==> flow/design.v <==
module ControlUnit(
  input  [5:0] io_opcode,
  output       io_output0,
  output       io_output1,
  output       io_output2,
  output       io_output3,
  output       io_output4,
  output       io_output5
);
  assign io_output0 = io_opcode[0];
  assign io_output1 = io_opcode[1];
  assign io_output2 = io_opcode[2];
  assign io_output3 = io_opcode[3];
  assign io_output4 = io_opcode[4];
  assign io_output5 = io_opcode[5];
endmodule
module ALU(
  input  [5:0]  io_sel,
  input  [31:0] io_oper1,
  input  [31:0] io_oper2,
  output reg        io_comparisonResult,
  output reg [31:0] io_result
);
  wire [63:0] product = io_oper1 * io_oper2;
  always @(*) begin
    io_result = 32'h0;
    io_comparisonResult = 1'b0;
    case (io_sel)
      6'b010000: io_result = io_oper1 + io_oper2;           
      6'b010001: io_result = io_oper1 + io_oper2;           
      6'b010010: io_result = io_oper1 - io_oper2;           
      6'b100000: io_result = product[31:0];                 
      6'b000100: io_comparisonResult = 1'b1;                
      6'b000101: io_comparisonResult = io_oper1 == io_oper2;  
      6'b000110: io_comparisonResult = io_oper1 < io_oper2;   
      6'b001000: io_result = io_oper2;                      
      6'b001001: io_result = io_oper1;                      
      6'b001010: io_result = io_oper1;                      
      default: ;
    endcase
  end
endmodule
module RegisterFile(
  input         clock,
  input  [4:0]  io_aSel,
  input  [4:0]  io_bSel,
  input  [31:0] io_writeData,
  input  [4:0]  io_writeSel,
  input         io_writeEnable,
  output [31:0] io_a,
  output [31:0] io_b
);
  reg [31:0] regs [0:31];
  always @(posedge clock) begin
    if (io_writeEnable) begin
      regs[io_writeSel] <= io_writeData;
    end
  end
  assign io_a = regs[io_aSel];
  assign io_b = regs[io_bSel];
endmodule
module ProgramCounter(
  input         clock,
  input         reset,
  input         io_stop,
  input         io_jump,
  input         io_run,
  input  [15:0] io_programCounterJump,
  output [15:0] io_programCounter
);
  reg  [15:0] countReg;
  wire [15:0] adderOutput = countReg + 16'h1;
  wire        stopped = io_stop | ~io_run;
  assign io_programCounter = countReg;
  always @(posedge clock) begin
    if (reset) begin
      countReg <= 16'h0;
    end else if (!stopped) begin
      if (io_jump) begin
        countReg <= io_programCounterJump;
      end else begin
        countReg <= adderOutput;
      end
    end
  end
endmodule
module CPUTop(
  input         clock,
  input         reset,
  input         run,
  output        done,
  output [15:0] imem_addr,
  input  [31:0] imem_rdata,
  output [15:0] dmem_addr,
  input  [31:0] dmem_rdata,
  output        dmem_we,
  output [31:0] dmem_wdata
);
  wire [15:0] pc;
  wire [31:0] instruction = imem_rdata;
  wire [5:0]  opcode = instruction[31:26];
  wire [15:0] data = instruction[15:0];
  wire cu0, cu1, cu2, cu3, cu4, cu5;
  wire [31:0] regA, regB, aluResult;
  wire        cmp;
  wire isSD  = opcode == 6'b001001;
  wire isLD  = opcode == 6'b001010;
  wire isEND = opcode == 6'b111111;
  wire isImm = (opcode == 6'b010000) | (opcode == 6'b001000);
  ControlUnit controlUnit(
    .io_opcode(opcode),
    .io_output0(cu0), .io_output1(cu1), .io_output2(cu2),
    .io_output3(cu3), .io_output4(cu4), .io_output5(cu5)
  );
  wire swapSel = cu2 | isSD;
  wire [4:0] aSel = swapSel ? instruction[25:21] : instruction[20:16];
  wire [4:0] bSel = swapSel ? instruction[20:16] : instruction[15:11];
  wire active = run & ~reset;
  wire regWE = active & (isLD | ((cu5 | cu4 | cu3) & ~isSD & ~isEND));
  wire [31:0] regWD = (isSD | isLD) ? dmem_rdata : aluResult;
  RegisterFile registerFile(
    .clock(clock),
    .io_aSel(aSel), .io_bSel(bSel),
    .io_writeData(regWD), .io_writeSel(instruction[25:21]),
    .io_writeEnable(regWE),
    .io_a(regA), .io_b(regB)
  );
  ALU alu(
    .io_sel(opcode),
    .io_oper1(regA),
    .io_oper2(isImm ? {16'h0, data} : regB),
    .io_comparisonResult(cmp),
    .io_result(aluResult)
  );
  ProgramCounter programCounter(
    .clock(clock), .reset(reset),
    .io_stop(isEND),
    .io_jump(cu2 & cmp),
    .io_run(run),
    .io_programCounterJump(data),
    .io_programCounter(pc)
  );
  assign imem_addr  = pc;
  assign dmem_addr  = isLD ? regA[15:0] : regB[15:0];
  assign dmem_we    = active & isSD;
  assign dmem_wdata = aluResult;
  assign done       = ~run | isEND;
endmodule
Memo
Re: synthesis data of CPUTop

Reports on CPUTop
Tool output for the design above before and after an edit, in the order of the flow.
"before" refers to lines of the RTL above, "after" to lines of the edited file.
"diff": "after" minus "before" as printed here.
Operators: Yosys type, input widths -> output width; for muxes data width and select width s.
Library cell names are shortened.
{ "setup": {"design": "CPUTop", "clock": "clock", "library": "sky130hd", "lib_corner": "tt_025C_1v80"} }

Edit of the RTL
The edit as a unified diff against the file above.
The edited RTL no longer does the same as the RTL above: the edit was made by script, with no optimisation intended.
begin of diff
@@ -108,9 +108,17 @@
   wire isEND = opcode == 6'b111111;
   wire isImm = (opcode == 6'b010000) | (opcode == 6'b001000);
+  wire cu5_m, cu5_s;
+  wire cu1_m, cu1_s;
+  wire cu0_m, cu0_s;
   ControlUnit controlUnit(
     .io_opcode(opcode),
-    .io_output0(cu0), .io_output1(cu1), .io_output2(cu2),
-    .io_output3(cu3), .io_output4(cu4), .io_output5(cu5)
+    .io_output0(cu0_m), .io_output1(cu1_m), .io_output2(cu2),
+    .io_output3(cu3), .io_output4(cu4), .io_output5(cu5_m)
   );
+  ControlUnit controlUnit_b (.io_opcode(~opcode), .io_output0(cu0_s), .io_output1(cu1_s),
+      .io_output5(cu5_s));
+  assign cu5 = cu5_m ^ cu5_s;
+  assign cu1 = cu1_m ^ cu1_s;
+  assign cu0 = cu0_m ^ cu0_s;
   wire swapSel = cu2 | isSD;
   wire [4:0] aSel = swapSel ? instruction[25:21] : instruction[20:16];
end of diff

Word-level counts
Source: Yosys, flattened and elaborated, memories not mapped. Widths are those after wreduce; folded enables and synchronous resets count as part of the registers. Registers that Yosys merges into a memory's read port (data or address) are not register bits. Print and check cells do not count. Equal cells are merged and count once.
Memory sizes are those after Yosys's memory passes, which may raise the word count (mostly to a power of two), join words into wider ones and drop unused or constant bits.
{ "word_totals": {"columns": ["item", "before", "after", "diff"], "rows": [
  ["reg_bits", 16, 16, 0],
  ["latchBits", 0, 0, 0],
  ["ramBits", 1024, 1024, 0],
  ["romBits", 0, 0, 0],
  ["clocked_rd_ports_x_width", 0, 0, 0],
  ["memories", 1, 1, 0],
  ["out_inout_bits", 66, 66, 0]
]} }
{ "mem_list": {"columns": ["item", "before", "after"], "rows": [
  ["mem_shapes", "registerFile.regs 32 x 32 bit 2R1W", "registerFile.regs 32 x 32 bit 2R1W"]
]} }
{ "op_classes": {"columns": ["item", "before", "after", "diff"], "rows": [
  ["n_addsub", 3, 3, 0],
  ["n_mul", 1, 1, 0],
  ["div_mod_pow", 0, 0, 0],
  ["compare", 1, 1, 0],
  ["eq_ne", 12, 12, 0],
  ["n_shift", 0, 0, 0],
  ["mux", 11, 11, 0],
  ["logic", 17, 19, 2],
  ["n_reduce_logical", 2, 2, 0]
]} }
{ "op_table": {"columns": ["operator", "before", "after", "diff"], "rows": [
  ["$not 6->6", 0, 1, 1],
  ["$xor 1x1->1", 0, 1, 1]
]} }
Unchanged operator kinds not shown: 20.

Logic depth
Longest topological path by Yosys (ltp), each cell counted once; first at word level (registers and memories cut), then after technology mapping (sequential cells cut; the memories' decode and read muxes count).
{ "logic_depth": {"columns": ["item", "before", "after", "diff"], "rows": [
  ["word_depth", 7, 9, 2],
  ["ABC_AREA", "0", "0", null],
  ["mapped_depth", 48, 47, -1]
]} }

Synthesis result
The flow's flattened synthesis, as Yosys stat reports it; memories are mapped. The netlist is that of the ABC_AREA named above (0 if unset); the other value can give another one.
{ "by_type": {"columns": ["cell_type", "before", "after", "diff"], "rows": [
  ["nand2_1", 1603, 1340, -263],
  ["nand3_1", 376, 280, -96],
  ["a211oi_1", 197, 271, 74],
  ["and3_1", 237, 301, 64],
  ["a21oi_1", 184, 237, 53],
  ["o21ai_0", 109, 162, 53],
  ["mux2i_1", 198, 250, 52],
  ["buf_2", 207, 163, -44],
  ["a31oi_1", 156, 113, -43],
  ["nor2_1", 488, 456, -32],
  ["mux2_2", 26, 58, 32],
  ["nor4_1", 11, 43, 32],
  ["nand4_1", 52, 23, -29],
  ["buf_6", 38, 67, 29],
  ["buf_4", 59, 84, 25],
  ["nor3_1", 51, 76, 25],
  ["a32oi_1", 37, 60, 23],
  ["o22ai_1", 30, 52, 22]
]} }
Unchanged cell types not shown: 14.
Not every row of either side is listed.
{ "synth_totals": {"columns": ["item", "before", "after", "diff"], "rows": [
  ["stdcells", 7199, 7230, 31],
  ["area_mm2", 0.0716362, 0.0733278, 0.0016916],
  ["flip_flops", 1040, 1040, 0],
  ["n_buf", 507, 523, 16]
]} }
By module: a second synthesis without flattening, with its own total; a netlist apart from the flattened one above.
{ "hier_totals": {"columns": ["item", "before", "after", "diff"], "rows": [
  ["cells_unflattened", 5985, 6000, 15],
  ["hier_area_mm2", 0.0709318, 0.0710782, 0.0001464]
]} }
Each row is one instance without its submodules.
{ "modules_before": {"columns": ["mod", "instances", "n_cells", "area_mm2", "mod_seq_area_mm2"], "rows": [
  ["RegisterFile", 1, 3386, 0.0487893, 0.0307495],
  ["ALU", 1, 2341, 0.0197514, 0],
  ["CPUTop", 1, 117, 0.0012987, 0],
  ["ProgramCounter", 1, 135, 0.0010473, 0.0003203],
  ["ControlUnit", 1, 6, 0.000045, 0]
]} }
{ "modules_after": {"columns": ["mod", "instances", "n_cells", "area_mm2", "mod_seq_area_mm2"], "rows": [
  ["RegisterFile", 1, 3386, 0.0487893, 0.0307495],
  ["ALU", 1, 2343, 0.0198215, 0],
  ["CPUTop", 1, 124, 0.00133, 0],
  ["ProgramCounter", 1, 135, 0.0010473, 0.0003203],
  ["ControlUnit", 2, 6, 0.000045, 0]
]} }

Timing after synthesis
Source: OpenSTA report_checks on the synthesized netlist (no wires, ideal clock, input and output delay 20% of the period each), path of least setup slack; recovery checks are left aside. Register names are those of the netlist, which keeps one name where synthesis merged equal registers.
{ "synth_path": {"columns": ["item", "before", "after", "diff"], "rows": [
  ["path_kind", "input port to output port", "input port to output port", null],
  ["startpoint", "input imem_rdata[30]", "input imem_rdata[30]", null],
  ["endpoint", "output dmem_wdata[30]", "output dmem_wdata[31]", null],
  ["tclk_ns", 17.5, 17.5, 0.0],
  ["in_delay_ns", 3.500, 3.500, 0.000],
  ["out_delay_ns", 3.500, 3.500, 0.000],
  ["launch_ns", 3.500, 3.500, 0.000],
  ["t_arrival_ns", 13.421, 13.466, 0.045],
  ["required_ns", 14.000, 14.000, 0.000],
  ["slack_ns", 0.579, 0.534, -0.045],
  ["path_delay_ns", 9.921, 9.966, 0.045],
  ["path_stages", 41, 42, 1],
  ["n_path_buf", 7, 9, 2],
  ["period_less_setup_slack_ns", 16.921, 16.966, 0.045]
]} }
"path_delay_ns" = arrival - input delay + setup time.
A path that ends at an output port has no setup time.
"path_stages" counts driving pins, that of a launching flip-flop among them; a cell with two outputs on the path counts twice.
"period_less_setup_slack_ns" is the clock period less the worst setup slack; recovery checks do not enter. This is arithmetic on one report: input and output delays are still those of the set period (20% each).
The rows between start and end are the longest chain of elaborated cells between them; the timing report does not say that the signal goes this way. Where chains are equally long, one stands for them.
Each line given opens the expression or statement behind the cell; cells for indexed reads and writes are added by Yosys, which also makes memories of some case tables.
The chain passes a memory read, where the word-level depth is cut; so it can be longer than that depth.
{ "synth_via_before": {"cell_sequence": "buf_2 nor3_4 mux2_4 nand2_1 buf_6 buf_6 buf_2 buf_2 clkbuf_1 nand2_1 a311oi_1 a31o_2 o22ai_1 a211oi_1 clkinv_1 clkbuf_1 nor2_1 fa_1 (+5 left out) fa_1 inv_1 fa_1 inv_1 fa_1 fa_1 ha_1 o21a_1 o21ai_0 nand2b_1 a31oi_1 o21ai_0 a41o_1 or2_2 a2111oi_0 mux2_2 nor4_1 o21ai_0", "elab_chain_cells": 7, "cone_cells": 19, "cone_classes": "add/sub (2); mul (1); eq/ne (7); mux (4); logic (2); reduce/logical (2); memory (1)"} }
{ "synth_lines_before": {"columns": ["item", "line_no", "text"], "rows": [
  ["start: declaration", 93, "input  [31:0] imem_rdata,"],
  ["$eq 6x4->1", 106, "wire isSD  = opcode == 6'b001001;"],
  ["$or 1x1->1", 115, "wire swapSel = cu2 | isSD;"],
  ["$mux 5", 117, "wire [4:0] bSel = swapSel ? instruction[20:16] : instruction[15:11];"],
  ["$mem_v2 32x32", 53, "reg [31:0] regs [0:31];"],
  ["$mux 32", 131, ".io_oper2(isImm ? {16'h0, data} : regB),"],
  ["$mul 32x32->32", 24, null],
  ["$pmux 32 s5", 28, "case (io_sel)"],
  ["end: declaration", 97, "output [31:0] dmem_wdata"]
]} }
{ "synth_via_after": {"cell_sequence": "buf_4 nor3_4 buf_6 mux2i_2 nor2_2 buf_4 buf_6 buf_2 buf_2 buf_2 a211oi_1 a31oi_1 a32o_1 a221oi_1 nand2_1 and2_1 clkbuf_1 inv_1 (+6 left out) fa_1 fa_1 fa_1 fa_1 fa_1 xnor2_1 xnor2_1 xnor2_1 xnor2_1 xnor2_1 xnor3_1 xnor3_1 xor3_1 xnor3_1 xnor2_1 nand2_1 o221ai_2 a21o_1", "elab_chain_cells": 7, "cone_cells": 19, "cone_classes": "add/sub (2); mul (1); eq/ne (7); mux (4); logic (2); reduce/logical (2); memory (1)"} }
{ "synth_lines_after": {"columns": ["item", "line_no", "text"], "rows": [
  ["start: declaration", 93, "input  [31:0] imem_rdata,"],
  ["$eq 6x4->1", 106, "wire isSD  = opcode == 6'b001001;"],
  ["$or 1x1->1", 123, "wire swapSel = cu2 | isSD;"],
  ["$mux 5", 125, "wire [4:0] bSel = swapSel ? instruction[20:16] : instruction[15:11];"],
  ["$mem_v2 32x32", 53, "reg [31:0] regs [0:31];"],
  ["$mux 32", 139, ".io_oper2(isImm ? {16'h0, data} : regB),"],
  ["$mul 32x32->32", 24, null],
  ["$pmux 32 s5", 28, "case (io_sel)"],
  ["end: declaration", 97, "output [31:0] dmem_wdata"]
]} }

Timing after layout
Path of least setup slack in the final report of each run of pair 1 (OpenROAD, finished layout, wires in). Where an end is a register, its clock arrival counts in the times.
{ "layout_path": {"columns": ["item", "before", "after", "diff"], "rows": [
  ["path_kind", "input port to output port", "input port to output port", null],
  ["startpoint", "input imem_rdata[11]", "input imem_rdata[31]", null],
  ["endpoint", "output dmem_wdata[31]", "output dmem_wdata[31]", null],
  ["tclk_ns", 17.4, 17.4, 0.0],
  ["in_delay_ns", 3.48, 3.48, 0.00],
  ["out_delay_ns", 3.48, 3.48, 0.00],
  ["launch_ns", 3.48, 3.48, 0.00],
  ["t_arrival_ns", 13.72, 13.70, -0.02],
  ["required_ns", 13.92, 13.92, 0.00],
  ["slack_ns", 0.20, 0.22, 0.02],
  ["path_stages", 37, 50, 13],
  ["n_path_buf", 9, 14, 5]
]} }
The rows between start and end are the longest chain of elaborated cells between them; the timing report does not say that the signal goes this way. Where chains are equally long, one stands for them.
The chain passes a memory read, where the word-level depth is cut; so it can be longer than that depth.
{ "layout_via_before": {"cell_sequence": "clkdlybuf4s50_1 mux2_8 buf_4 buf_4 buf_6 buf_8 and3_1 a311oi_1 o21ai_0 o221ai_2 buf_12 inv_1 buf_12 nor2_1 fa_1 inv_1 fa_1 fa_1 fa_1 fa_1 fa_1 fa_1 fa_1 xnor2_2 xnor2_2 xnor2_2 xnor2_1 xnor2_1 xnor2_1 xnor2_1 xnor3_1 xnor3_1 xor2_2 nand2_2 nand3b_1 buf_6 clkdlybuf4s15_2", "elab_chain_cells": 5, "cone_cells": 7, "cone_classes": "add/sub (2); mul (1); mux (3); memory (1)"} }
{ "layout_lines_before": {"columns": ["item", "line_no", "text"], "rows": [
  ["start: declaration", 93, "input  [31:0] imem_rdata,"],
  ["$mux 5", 117, "wire [4:0] bSel = swapSel ? instruction[20:16] : instruction[15:11];"],
  ["$mem_v2 32x32", 53, "reg [31:0] regs [0:31];"],
  ["$mux 32", 131, ".io_oper2(isImm ? {16'h0, data} : regB),"],
  ["$mul 32x32->32", 24, null],
  ["$pmux 32 s5", 28, "case (io_sel)"],
  ["end: declaration", 97, "output [31:0] dmem_wdata"]
]} }
{ "layout_via_after": {"cell_sequence": "buf_2 nor3_4 buf_12 buf_12 buf_16 buf_4 mux2i_4 nor2_4 buf_12 mux2i_1 a211oi_4 o41ai_2 buf_4 o31a_1 buf_12 o21ai_4 inv_2 buf_6 (+14 left out) ha_4 nand3_2 or2_4 o21ai_1 a311oi_1 buf_4 nor2_4 o221a_4 a41o_1 o41ai_2 buf_4 o21ai_1 buf_4 xnor2_1 nand2_1 o221ai_2 a21o_4 buf_6", "elab_chain_cells": 7, "cone_cells": 19, "cone_classes": "add/sub (2); mul (1); eq/ne (7); mux (4); logic (2); reduce/logical (2); memory (1)"} }
{ "layout_lines_after": {"columns": ["item", "line_no", "text"], "rows": [
  ["start: declaration", 93, "input  [31:0] imem_rdata,"],
  ["$eq 6x4->1", 106, "wire isSD  = opcode == 6'b001001;"],
  ["$or 1x1->1", 123, "wire swapSel = cu2 | isSD;"],
  ["$mux 5", 125, "wire [4:0] bSel = swapSel ? instruction[20:16] : instruction[15:11];"],
  ["$mem_v2 32x32", 53, "reg [31:0] regs [0:31];"],
  ["$mux 32", 139, ".io_oper2(isImm ? {16'h0, data} : regB),"],
  ["$mul 32x32->32", 24, null],
  ["$pmux 32 s5", 28, "case (io_sel)"],
  ["end: declaration", 97, "output [31:0] dmem_wdata"]
]} }

Layout results
Both versions went through the flow (Yosys, OpenROAD) with the same settings in each pair. Constraints: input delay and output delay 20% of the set period each, output load 0.01 pF.
{ "settings_pair_1": {"period_ns": 17.4, "CAP_MARGIN": 20, "CORE_MARGIN": 2, "CORE_UTILIZATION": 40, "SLEW_MARGIN": 20} }
{ "results_pair_1": {"columns": ["item", "before", "after", "diff"], "rows": [
  ["post_synth_area_mm2", 0.0716362, 0.0733278, 0.0016916],
  ["die_footprint_mm2", 0.182491, 0.186762, 0.004271],
  ["cell_area_final_mm2", 0.0885587, 0.0915403, 0.0029816],
  ["utilization_frac", 0.497, 0.501, 0.004],
  ["fin_ws_ns", 0.195, 0.217, 0.022],
  ["fin_tns_ns", 0.000, 0.000, 0.000],
  ["fin_hold_ws_ns", 0.519, 0.534, 0.015],
  ["period_reached_ns", 17.205, 17.183, -0.022]
]} }
{ "settings_pair_2": {"CELL_PAD_IN_SITES_GLOBAL_PLACEMENT": 3, "CORE_ASPECT_RATIO": 0.84, "CORE_UTILIZATION": 32, "CTS_CLUSTER_DIAMETER": 204, "CTS_CLUSTER_SIZE": 62, "GPL_ROUTABILITY_DRIVEN": 0, "HOLD_SLACK_MARGIN": 0.3, "PLACE_DENSITY_LB_ADDON": 0.18, "SLEW_MARGIN": 20, "TNS_END_PERCENT": 85, "period_ns": 11.4, "CAP_MARGIN": 20, "CORE_MARGIN": 2} }
{ "results_pair_2": {"columns": ["item", "before", "after", "diff"], "rows": [
  ["post_synth_area_mm2", 0.0716362, 0.0733278, 0.0016916],
  ["die_footprint_mm2", 0.227678, 0.233009, 0.005331],
  ["cell_area_final_mm2", 0.0951387, 0.0957643, 0.0006256],
  ["utilization_frac", 0.427, 0.419, -0.008],
  ["fin_ws_ns", -3.201, -3.239, -0.038],
  ["fin_tns_ns", -189.644, -237.682, -48.038],
  ["fin_hold_ws_ns", 0.525, 0.562, 0.037],
  ["period_reached_ns", 14.601, 14.639, 0.038]
]} }
"period_reached_ns" is the run's clock period less its worst setup slack. It is reckoned from that one timing run; input and output delays stay at 20% of the period that was set.
